==> flow/design.v <==
module  rgb_hsv(
	input                         clk,
	input                         rst,	
	input	     [7:0]            rgb_r,
	input	     [7:0]            rgb_g,
	input	     [7:0]            rgb_b,	
	output reg [8:0] 			  hsv_h, 
	output reg [7:0] 			  hsv_s, 
	output reg [7:0] 			  hsv_v  
);
reg [7:0] top; 
reg [13:0] top_60; 
reg [2:0] rgb_se;
reg [2:0] rgb_se_n; 
reg [7:0] max; 
reg [7:0] min; 
reg [7:0] max_min; 
reg [7:0] hsv_s_m;
reg [7:0] max_n;
reg [7:0] division; 
wire r_g, r_b, g_b;
assign r_g = (rgb_r > rgb_g)? 1'b1:1'b0; 
assign r_b = (rgb_r > rgb_b)? 1'b1:1'b0; 
assign g_b = (rgb_g > rgb_b)? 1'b1:1'b0; 
always @ (posedge clk or negedge rst)
begin
	if (!rst)
	begin
		max <= 8'd0;
		min <= 8'd0;
		top <= 8'd0;
		rgb_se <= 3'b010;
	end
	else 
	begin
	case ({r_g,r_b,g_b})
	3'b000:
			begin 
			max <= rgb_b;
			min <= rgb_r;
			top <= rgb_g - rgb_r; 
			rgb_se <= 3'b000;
			end
	3'b001:
			begin 
			max <= rgb_g;
			min <= rgb_r;
			top <= rgb_b - rgb_r; 
			rgb_se <= 3'b001;
			end
	3'b011:
			begin 
			max <= rgb_g;
			min <= rgb_b;
			top <= rgb_r - rgb_b; 
			rgb_se <= 3'b011;
			end
	3'b100:
			begin 
			max <= rgb_b;
			min <= rgb_g;
			top <= rgb_r - rgb_g; 
			rgb_se <= 3'b100;
			end
	3'b110:
			begin 
			max <= rgb_r;
			min <= rgb_g;
			top <= rgb_b - rgb_g; 
			rgb_se <= 3'b110;
			end
	3'b111:
			begin 
			max <= rgb_r;
			min <= rgb_b;
			top <= rgb_g - rgb_b; 
			rgb_se <= 3'b111;
			end
	default
			begin
			max <= 8'd0;
			min <= 8'd0;
			top <= 8'd0;
			rgb_se <= 3'b010;
			end
	endcase
end
end
always @ (posedge clk or negedge rst)
begin
	if (!rst)
		begin
		top_60 <= 14'd0;
		rgb_se_n <= 3'b010;
		max_min <= 8'd0;
		max_n <= 8'd0;
		end
	else
		begin
		top_60 <= {top,6'b000000} - {top,2'b00}; 
		rgb_se_n <= rgb_se;
		max_min <= max - min;
		max_n <= max;
		end
end
always @ (*)
begin
	division = (max_min > 8'd0) ? top_60 / max_min : 8'd240; 
end
always @ (posedge clk or negedge rst)
begin
	if (!rst)
		hsv_h <= 9'd0;
	else 
	begin
	case (rgb_se_n)
	3'b000:
			hsv_h <= 9'd240 - division; 
	3'b001:
			hsv_h <= 9'd120 + division; 
	3'b011:
			hsv_h <= 9'd120 - division; 
	3'b100:
			hsv_h <= 9'd240 + division; 
	3'b110:
			hsv_h <= 9'd360 - division; 
	3'b111:
			hsv_h <= division; 
	default
			hsv_h <= 9'd0;
	endcase
end
end
always @ (*)
begin
	hsv_s_m = (max_n > 8'd0)? ((max_min == max_n) ? 8'd255 : {max_min[7:0],8'b00000000} / max_n) : 8'd0;
end
always@(posedge clk or negedge rst)
begin
	if (!rst)
      hsv_s <= 8'd0;
	else
	hsv_s <= hsv_s_m;
end
always@(posedge clk or negedge rst)
begin
  if (!rst)
  hsv_v <= 8'd0;
  else
  hsv_v <= max_n;
 end
endmodule
module HSVComparator (
    input   clk,
    input wire [8:0] hsv_get_h, hsv_get_s, hsv_get_v,
    input wire [8:0] hsv_set_h, hsv_set_s, hsv_set_v,
    input wire [2:0] threshold_level,
    output reg [1:0] similar_flag  
);
parameter THRESHOLD1_H = 60, THRESHOLD1_S = 32, THRESHOLD1_V = 32;   
parameter THRESHOLD2_H = 15, THRESHOLD2_S = 8,  THRESHOLD2_V = 8;  
parameter THRESHOLD3_H = 10, THRESHOLD3_S = 5,  THRESHOLD3_V = 5;  
parameter THRESHOLD4_H = 5,  THRESHOLD4_S = 3,  THRESHOLD4_V = 3;   
reg [8:0] h_diff, s_diff, v_diff;
function [8:0] abs_diff;
    input [8:0] a, b;
    if (a > b) begin
        abs_diff = a - b;
    end else begin
        abs_diff = b - a;
    end
endfunction
always @(posedge clk) begin
    similar_flag <= 2'b0;  
    h_diff = abs_diff(hsv_get_h, hsv_set_h);
    s_diff = abs_diff(hsv_get_s, hsv_set_s);
    v_diff = abs_diff(hsv_get_v, hsv_set_v);
    if (h_diff > 180) begin
        h_diff = 360 - h_diff;
    end
    if ({hsv_set_h,hsv_set_s,hsv_set_v} == 24'b0)begin
        similar_flag <= 2'b10;
    end
    else begin
    case(threshold_level)
        3'b000: begin  
            if (h_diff <= THRESHOLD1_H && s_diff <= THRESHOLD1_S && v_diff <= THRESHOLD1_V) begin
                similar_flag <= 2'b01;  
            end
        end
        3'b001: begin  
            if (h_diff <= THRESHOLD2_H && s_diff <= THRESHOLD2_S && v_diff <= THRESHOLD2_V) begin
                similar_flag <= 2'b01;  
            end
        end
        3'b010: begin  
            if (h_diff <= THRESHOLD3_H && s_diff <= THRESHOLD3_S && v_diff <= THRESHOLD3_V) begin
                similar_flag <= 2'b01;  
            end
        end
        3'b111: begin  
            if (h_diff <= THRESHOLD4_H && s_diff <= THRESHOLD4_S && v_diff <= THRESHOLD4_V) begin
                similar_flag <= 2'b01;  
            end
        end
        default: ;  
    endcase 
    end
end
endmodule
module color_match (
    input  wire       clk,
    input  wire       rst_n,
    input  wire [7:0] get_r,
    input  wire [7:0] get_g,
    input  wire [7:0] get_b,
    input  wire [7:0] set_r,
    input  wire [7:0] set_g,
    input  wire [7:0] set_b,
    input  wire [2:0] threshold_level,
    output wire [8:0] get_h,
    output wire [7:0] get_s,
    output wire [7:0] get_v,
    output wire [8:0] set_h,
    output wire [7:0] set_s,
    output wire [7:0] set_v,
    output wire [1:0] similar_flag
);
    rgb_hsv rgb_hsv_get_inst (
        .clk   (clk),
        .rst   (rst_n),
        .rgb_r (get_r),
        .rgb_g (get_g),
        .rgb_b (get_b),
        .hsv_h (get_h),
        .hsv_s (get_s),
        .hsv_v (get_v)
    );
    rgb_hsv rgb_hsv_set_inst (
        .clk   (clk),
        .rst   (rst_n),
        .rgb_r (set_r),
        .rgb_g (set_g),
        .rgb_b (set_b),
        .hsv_h (set_h),
        .hsv_s (set_s),
        .hsv_v (set_v)
    );
    HSVComparator HSVComparator_inst (
        .clk             (clk),
        .hsv_get_h       (get_h),
        .hsv_get_s       ({1'b0, get_s}),
        .hsv_get_v       ({1'b0, get_v}),
        .hsv_set_h       (set_h),
        .hsv_set_s       ({1'b0, set_s}),
        .hsv_set_v       ({1'b0, set_v}),
        .threshold_level (threshold_level),
        .similar_flag    (similar_flag)
    );
endmodule
=== Tool chain data of color_match ===
What the tools print for color_match, step after step.
Lines are those of the file above, counted from 1.
Cell names lack the library's common part.
A cell with -- has no value.

* Design top: color_match
* Clock: clk
* Cell library: sky130hd
* Timing corner: tt_025C_1v80

=== Word-level counts ===
Source: Yosys, flattened and elaborated, memories not mapped. Widths are those after wreduce; folded enables and synchronous resets count as part of the registers. Registers that Yosys merges into a memory's read port (data or address) are not register bits. Print and check cells do not count. Equal cells are merged and count once.

* Register bits after elaboration: 172
* Input bits: 53
* Output and inout bits: 52
* Elaborated cells: 168

* Add/subtract/negate cells: 33
* Divide/modulo/power cells: 4
* Order comparisons: 26
* Equal/unequal tests: 25
* Mux-type cells: 31
* Reduce/logical cells: 26

{| class="wikitable"
|+ Operators with widths
! operator !! count
|-
| divider 16 x 8 -> 16 bit || 2
|-
| divider 14 x 8 -> 14 bit || 2
|-
| subtractor 8 bit || 14
|-
| case mux 9 bit (select 6 bit) || 2
|-
| case mux 8 bit (select 6 bit) || 2
|-
| case mux 8 bit (select 3 bit) || 4
|-
| > comparator 8 bit || 8
|-
| two-way mux 8 bit || 6
|-
| equality test 3 bit (second input constant) || 13
|-
| subtractor 8 x 8 -> 9 bit || 4
|-
| less-or-equal comparator 9 x 4 -> 1 bit (second input constant) || 4
|-
| case mux 3 bit (select 6 bit) || 2
|-
| two-way mux 9 bit || 4
|-
| > comparator 8 x 1 -> 1 bit (second input constant) || 4
|-
| subtractor 14 x 10 -> 14 bit || 2
|-
| logical NOT 27 bit || 1
|-
| less-or-equal comparator 9 x 3 -> 1 bit (second input constant) || 3
|-
| less-or-equal comparator 9 x 6 -> 1 bit (second input constant) || 3
|-
| OR reduction 2 bit || 12
|-
| adder 7 x 8 -> 9 bit (first input constant) || 2
|-
| subtractor 7 x 8 -> 9 bit (first input constant) || 2
|-
| adder 8 x 8 -> 9 bit (first input constant) || 2
|-
| subtractor 8 x 8 -> 9 bit (first input constant) || 2
|-
| less-or-equal comparator 9 x 2 -> 1 bit (second input constant) || 2
|-
| subtractor 9 x 8 -> 9 bit (first input constant) || 2
|-
| subtractor 9 bit || 2
|-
| equality test 8 bit || 2
|-
| equality test 3 x 1 -> 1 bit (second input constant) || 5
|}

Other operator kinds: 8; their cells: 32.

=== Depth ===
Longest topological path by Yosys (ltp), each cell counted once; first at word level (registers and memories cut), then after technology mapping (sequential cells cut; the memories' decode and read muxes count).

* Word-level depth: 9
* ABC_AREA: 0
* Mapped depth: 151
* Gate-level depth less buffers: 142

=== Mapped cells and area ===
Yosys stat after the flow's synthesis: flattened, memories mapped to cells. It holds for the ABC_AREA given above (unset counts as 0); a run with the other value may have another netlist.

* Standard cells after synthesis: 4320
* Chip area (Yosys): 33246.9 µm²
* Area of sequential cells: 4199.0 µm²
* Flip-flop cells: 168
* Buffer cells: 128

{| class="wikitable"
|+ Cells by type
! type !! count !! total area (µm²)
|-
| ha_1 || 518 || 6.48E+03
|-
| dfrtp_1 || 162 || 4.05E+03
|-
| a21oi_1 || 288 || 1.44E+03
|-
| a21o_1 || 185 || 1.39E+03
|-
| o21a_1 || 183 || 1.37E+03
|-
| xnor2_1 || 156 || 1366.31
|-
| nor2_1 || 357 || 1.34E+03
|-
| o21ai_0 || 256 || 1.28E+03
|-
| inv_1 || 315 || 1.18E+03
|-
| mux2_2 || 100 || 1126.08
|-
| nand2_1 || 285 || 1.07E+03
|-
| nor3_1 || 184 || 920.883
|-
| xor2_1 || 89 || 779.498
|-
| mux2i_1 || 66 || 660.634
|-
| nand2b_1 || 75 || 469.2
|-
| fa_1 || 22 || 440.422
|-
| nor2b_1 || 66 || 412.896
|-
| clkbuf_1 || 107 || 401.635
|}

Not listed: further types 102, cells in them 906.
By module: a second synthesis without flattening, with its own total; a netlist apart from the flattened one above.

* Cell total of the unflattened synthesis: 4318
* Area total of the unflattened synthesis: 33196.8 µm²

Each row is one instance without its submodules.

{| class="wikitable"
|+ By module
! module !! times used !! cells !! area (µm²) !! seq. area (µm²)
|-
| rgb_hsv || 2 || 1917 || 14943.1 || 2079.5
|-
| HSVComparator || 1 || 483 || 3306.9 || 40.0
|-
| color_match || 1 || 1 || 3.8 || 0.0
|}

=== Timing after synthesis ===
Path of least setup slack by OpenSTA after synthesis, without wires, with an ideal clock, recovery checks aside; 20% of the period is set as input and as output delay. Where synthesis merged equal registers, the netlist keeps one of their names.

* Path kind: reg-to-reg
* Start point: register rgb_hsv_get_inst.max_n[0]
* End point: register rgb_hsv_get_inst.hsv_s[0]
* Clock period: 28.0 ns
* Setup time: 0.154 ns
* Time at the first pin: 0.000 ns
* Arrival time: 29.542 ns
* Data required time: 27.846 ns
* Setup slack: -1.697 ns
* Path delay: 29.696 ns
* Driving pins on the path: 146
* Path buffers: 9
* Synthesis period reached: 29.697 ns

"path delay" is the arrival time less input delay plus setup time.
"driving pins on the path" counts driving pins, that of a launching flip-flop among them; a cell with two outputs on the path counts twice.
"synthesis period reached" = period - worst setup slack (recovery checks aside). The figure is calculated, with input and output delays left at 20% of the set period.
Between the ends stands the longest chain of elaborated cells between them, by number of cells; it is not shown to be the way that was timed. Of several equally long chains one is given.
Each line given opens the expression or statement behind the cell; cells for indexed reads and writes are added by Yosys, which also makes memories of some case tables.

* Cells stage by stage: dfrtp_1 > clkbuf_1 > clkinv_1 > ha_1 > a21oi_1 > a21oi_1 > ha_1 > or4b_2 > o311ai_0 > a32oi_1 > ha_1 > o211ai_1 > a211oi_4 > mux2i_1 > inv_1 > ha_1 > or3_1 > o22a_1 > [110 not listed] > nor2_1 > o21ai_0 > nand2b_1 > a21oi_1 > inv_1 > a311oi_1 > and3_1 > mux2_1 > mux2_2 > ha_1 > a21o_1 > a21oi_1 > nor2_1 > nand2b_1 > nand4_1 > a2111oi_0 > o2111a_1 > a21oi_1
* Cells in the longest elaborated chain: 3
* Elaborated cells on any way between the ends: 5
* Source lines of those cells: 1
* Those cells by class: div: 1; compare: 1; eq/ne: 1; mux: 2

{| class="wikitable"
|+ Ends and longest elaborated chain, post-synthesis
! item !! line !! text
|-
| start: declaration || 19 || <nowiki>reg [7:0] max_n;</nowiki>
|-
| start: assignment || 96 || <nowiki>max_n <= 8'd0;</nowiki>
|-
| start: assignment || 103 || <nowiki>max_n <= max;</nowiki>
|-
| divider 16 x 8 -> 16 bit || 136 || <nowiki>hsv_s_m = (max_n > 8'd0)? ((max_min == max_n) ? 8'd255 : {max_min[7:0],8'b00000000} / max_n) : 8'd0;</nowiki>
|-
| two-way mux 8 bit (2 in a row) || 136 ||
|-
| end: assignment || 141 || <nowiki>hsv_s <= 8'd0;</nowiki>
|-
| end: assignment || 143 || <nowiki>hsv_s <= hsv_s_m;</nowiki>
|-
| end: declaration || 8 || <nowiki>output reg [7:0] hsv_s,</nowiki>
|}

=== Path in the finished layout ===
From the final timing report of run A: the path of least setup slack in the routed layout; clock arrival at registers is part of the times.

* Path kind: reg-to-reg
* Start point: register rgb_hsv_get_inst.max_n[6]
* End point: register rgb_hsv_get_inst.hsv_s[0]
* Clock period: 27.2 ns
* Setup time: 0.14 ns
* Time at the first pin: 0.45 ns
* Arrival time: 26.64 ns
* Data required time: 27.52 ns
* Setup slack: 0.87 ns
* Driving pins on the path: 139
* Path buffers: 4

Between the ends stands the longest chain of elaborated cells between them, by number of cells; it is not shown to be the way that was timed. Of several equally long chains one is given.

* Cells stage by stage: dfrtp_1 > nor4_4 > nand2_2 > nor2_4 > a21oi_2 > a21oi_2 > ha_1 > or4b_4 > o311ai_2 > a32oi_1 > ha_1 > o211ai_1 > a211oi_4 > buf_6 > mux2i_2 > inv_1 > ha_2 > or3_1 > [103 not listed] > nor2_1 > o21ai_1 > nand2b_1 > a21oi_2 > inv_1 > a311oi_2 > and3_4 > mux2_4 > mux2_4 > ha_4 > a21o_1 > a21oi_2 > nor2_2 > nand2b_1 > nand4_1 > a2111oi_2 > o2111a_1 > a21oi_2
* Cells in the longest elaborated chain: 3
* Elaborated cells on any way between the ends: 5
* Source lines of those cells: 1
* Those cells by class: div: 1; compare: 1; eq/ne: 1; mux: 2

{| class="wikitable"
|+ Ends and longest elaborated chain, after layout
! item !! line !! text
|-
| start: declaration || 19 || <nowiki>reg [7:0] max_n;</nowiki>
|-
| start: assignment || 96 || <nowiki>max_n <= 8'd0;</nowiki>
|-
| start: assignment || 103 || <nowiki>max_n <= max;</nowiki>
|-
| divider 16 x 8 -> 16 bit || 136 || <nowiki>hsv_s_m = (max_n > 8'd0)? ((max_min == max_n) ? 8'd255 : {max_min[7:0],8'b00000000} / max_n) : 8'd0;</nowiki>
|-
| two-way mux 8 bit (2 in a row) || 136 ||
|-
| end: assignment || 141 || <nowiki>hsv_s <= 8'd0;</nowiki>
|-
| end: assignment || 143 || <nowiki>hsv_s <= hsv_s_m;</nowiki>
|-
| end: declaration || 8 || <nowiki>output reg [7:0] hsv_s,</nowiki>
|}

Ticket comment

Flow measurements of color_match on sky130hd: 4 stored runs with different settings, listed in no order. Input and output delays are each 20% of the period that was set; the output load is 0.01 pF.
"period reached" = clock period - worst setup slack. The figure is calculated, with input and output delays left at 20% of the set period.

=== Run A ===
{| class="wikitable"
! Setting !! Value
|-
| CORE_UTILIZATION || 40
|-
| PLACE_DENSITY || 0.6
|-
| period_ns || 27.2
|-
| CAP_MARGIN || 20
|-
| CORE_MARGIN || 2
|-
| SLEW_MARGIN || 20
|-
! Result !! Value
|-
| Lowest hold slack || 0.354 ns
|-
| Utilization of the finished layout || 49.8 %
|-
| Period reached || 26.326 ns
|-
| Yosys chip area after synthesis || 33246.9 µm²
|-
| Area of the standard cells in the finished layout || 40983.1 µm²
|-
| Setup slack of the worst path || 0.874 ns
|-
| Area of the die || 85439.3 µm²
|}

=== Run B ===
{| class="wikitable"
! Setting !! Value
|-
| CELL_PAD_IN_SITES_GLOBAL_PLACEMENT || 1
|-
| CORE_MARGIN || 3
|-
| period_ns || 28.0
|-
| CAP_MARGIN || 20
|-
| CORE_UTILIZATION || 40
|-
| SLEW_MARGIN || 20
|-
! Result !! Value
|-
| Lowest hold slack || 0.351 ns
|-
| Utilization of the finished layout || 48.3 %
|-
| Period reached || 26.702 ns
|-
| Yosys chip area after synthesis || 33246.9 µm²
|-
| Area of the standard cells in the finished layout || 39690.6 µm²
|-
| Setup slack of the worst path || 1.298 ns
|-
| Area of the die || 86612.5 µm²
|}

=== Run C ===
{| class="wikitable"
! Setting !! Value
|-
| CORE_MARGIN || 7
|-
| CORE_UTILIZATION || 27
|-
| CTS_CLUSTER_DIAMETER || 317
|-
| GPL_ROUTABILITY_DRIVEN || 0
|-
| GPL_TIMING_DRIVEN || 0
|-
| MIN_ROUTING_LAYER || met2
|-
| PLACE_DENSITY || 0.6
|-
| SETUP_SLACK_MARGIN || 5.0
|-
| TNS_END_PERCENT || 40
|-
| period_ns || 43.9
|-
| CAP_MARGIN || 20
|-
| SLEW_MARGIN || 20
|-
! Result !! Value
|-
| Lowest hold slack || 0.348 ns
|-
| Utilization of the finished layout || 30.4 %
|-
| Period reached || 36.035 ns
|-
| Yosys chip area after synthesis || 33246.9 µm²
|-
| Area of the standard cells in the finished layout || 37105.6 µm²
|-
| Setup slack of the worst path || 7.865 ns
|-
| Area of the die || 133159.0 µm²
|}

=== Run D ===
{| class="wikitable"
! Setting !! Value
|-
| ABC_AREA || 1
|-
| CORE_MARGIN || 2
|-
| CORE_UTILIZATION || 27
|-
| CTS_CLUSTER_DIAMETER || 317
|-
| GPL_ROUTABILITY_DRIVEN || 0
|-
| GPL_TIMING_DRIVEN || 1
|-
| HOLD_SLACK_MARGIN || 0.26
|-
| MIN_ROUTING_LAYER || met2
|-
| PLACE_DENSITY || 0.6
|-
| TNS_END_PERCENT || 40
|-
| period_ns || 48.5
|-
| CAP_MARGIN || 20
|-
| SLEW_MARGIN || 20
|-
! Result !! Value
|-
| Lowest hold slack || 0.349 ns
|-
| Utilization of the finished layout || 30.0 %
|-
| Period reached || 28.665 ns
|-
| Yosys chip area after synthesis || 33009.2 µm²
|-
| Area of the standard cells in the finished layout || 36513.8 µm²
|-
| Setup slack of the worst path || 19.835 ns
|-
| Area of the die || 125068.0 µm²
|}
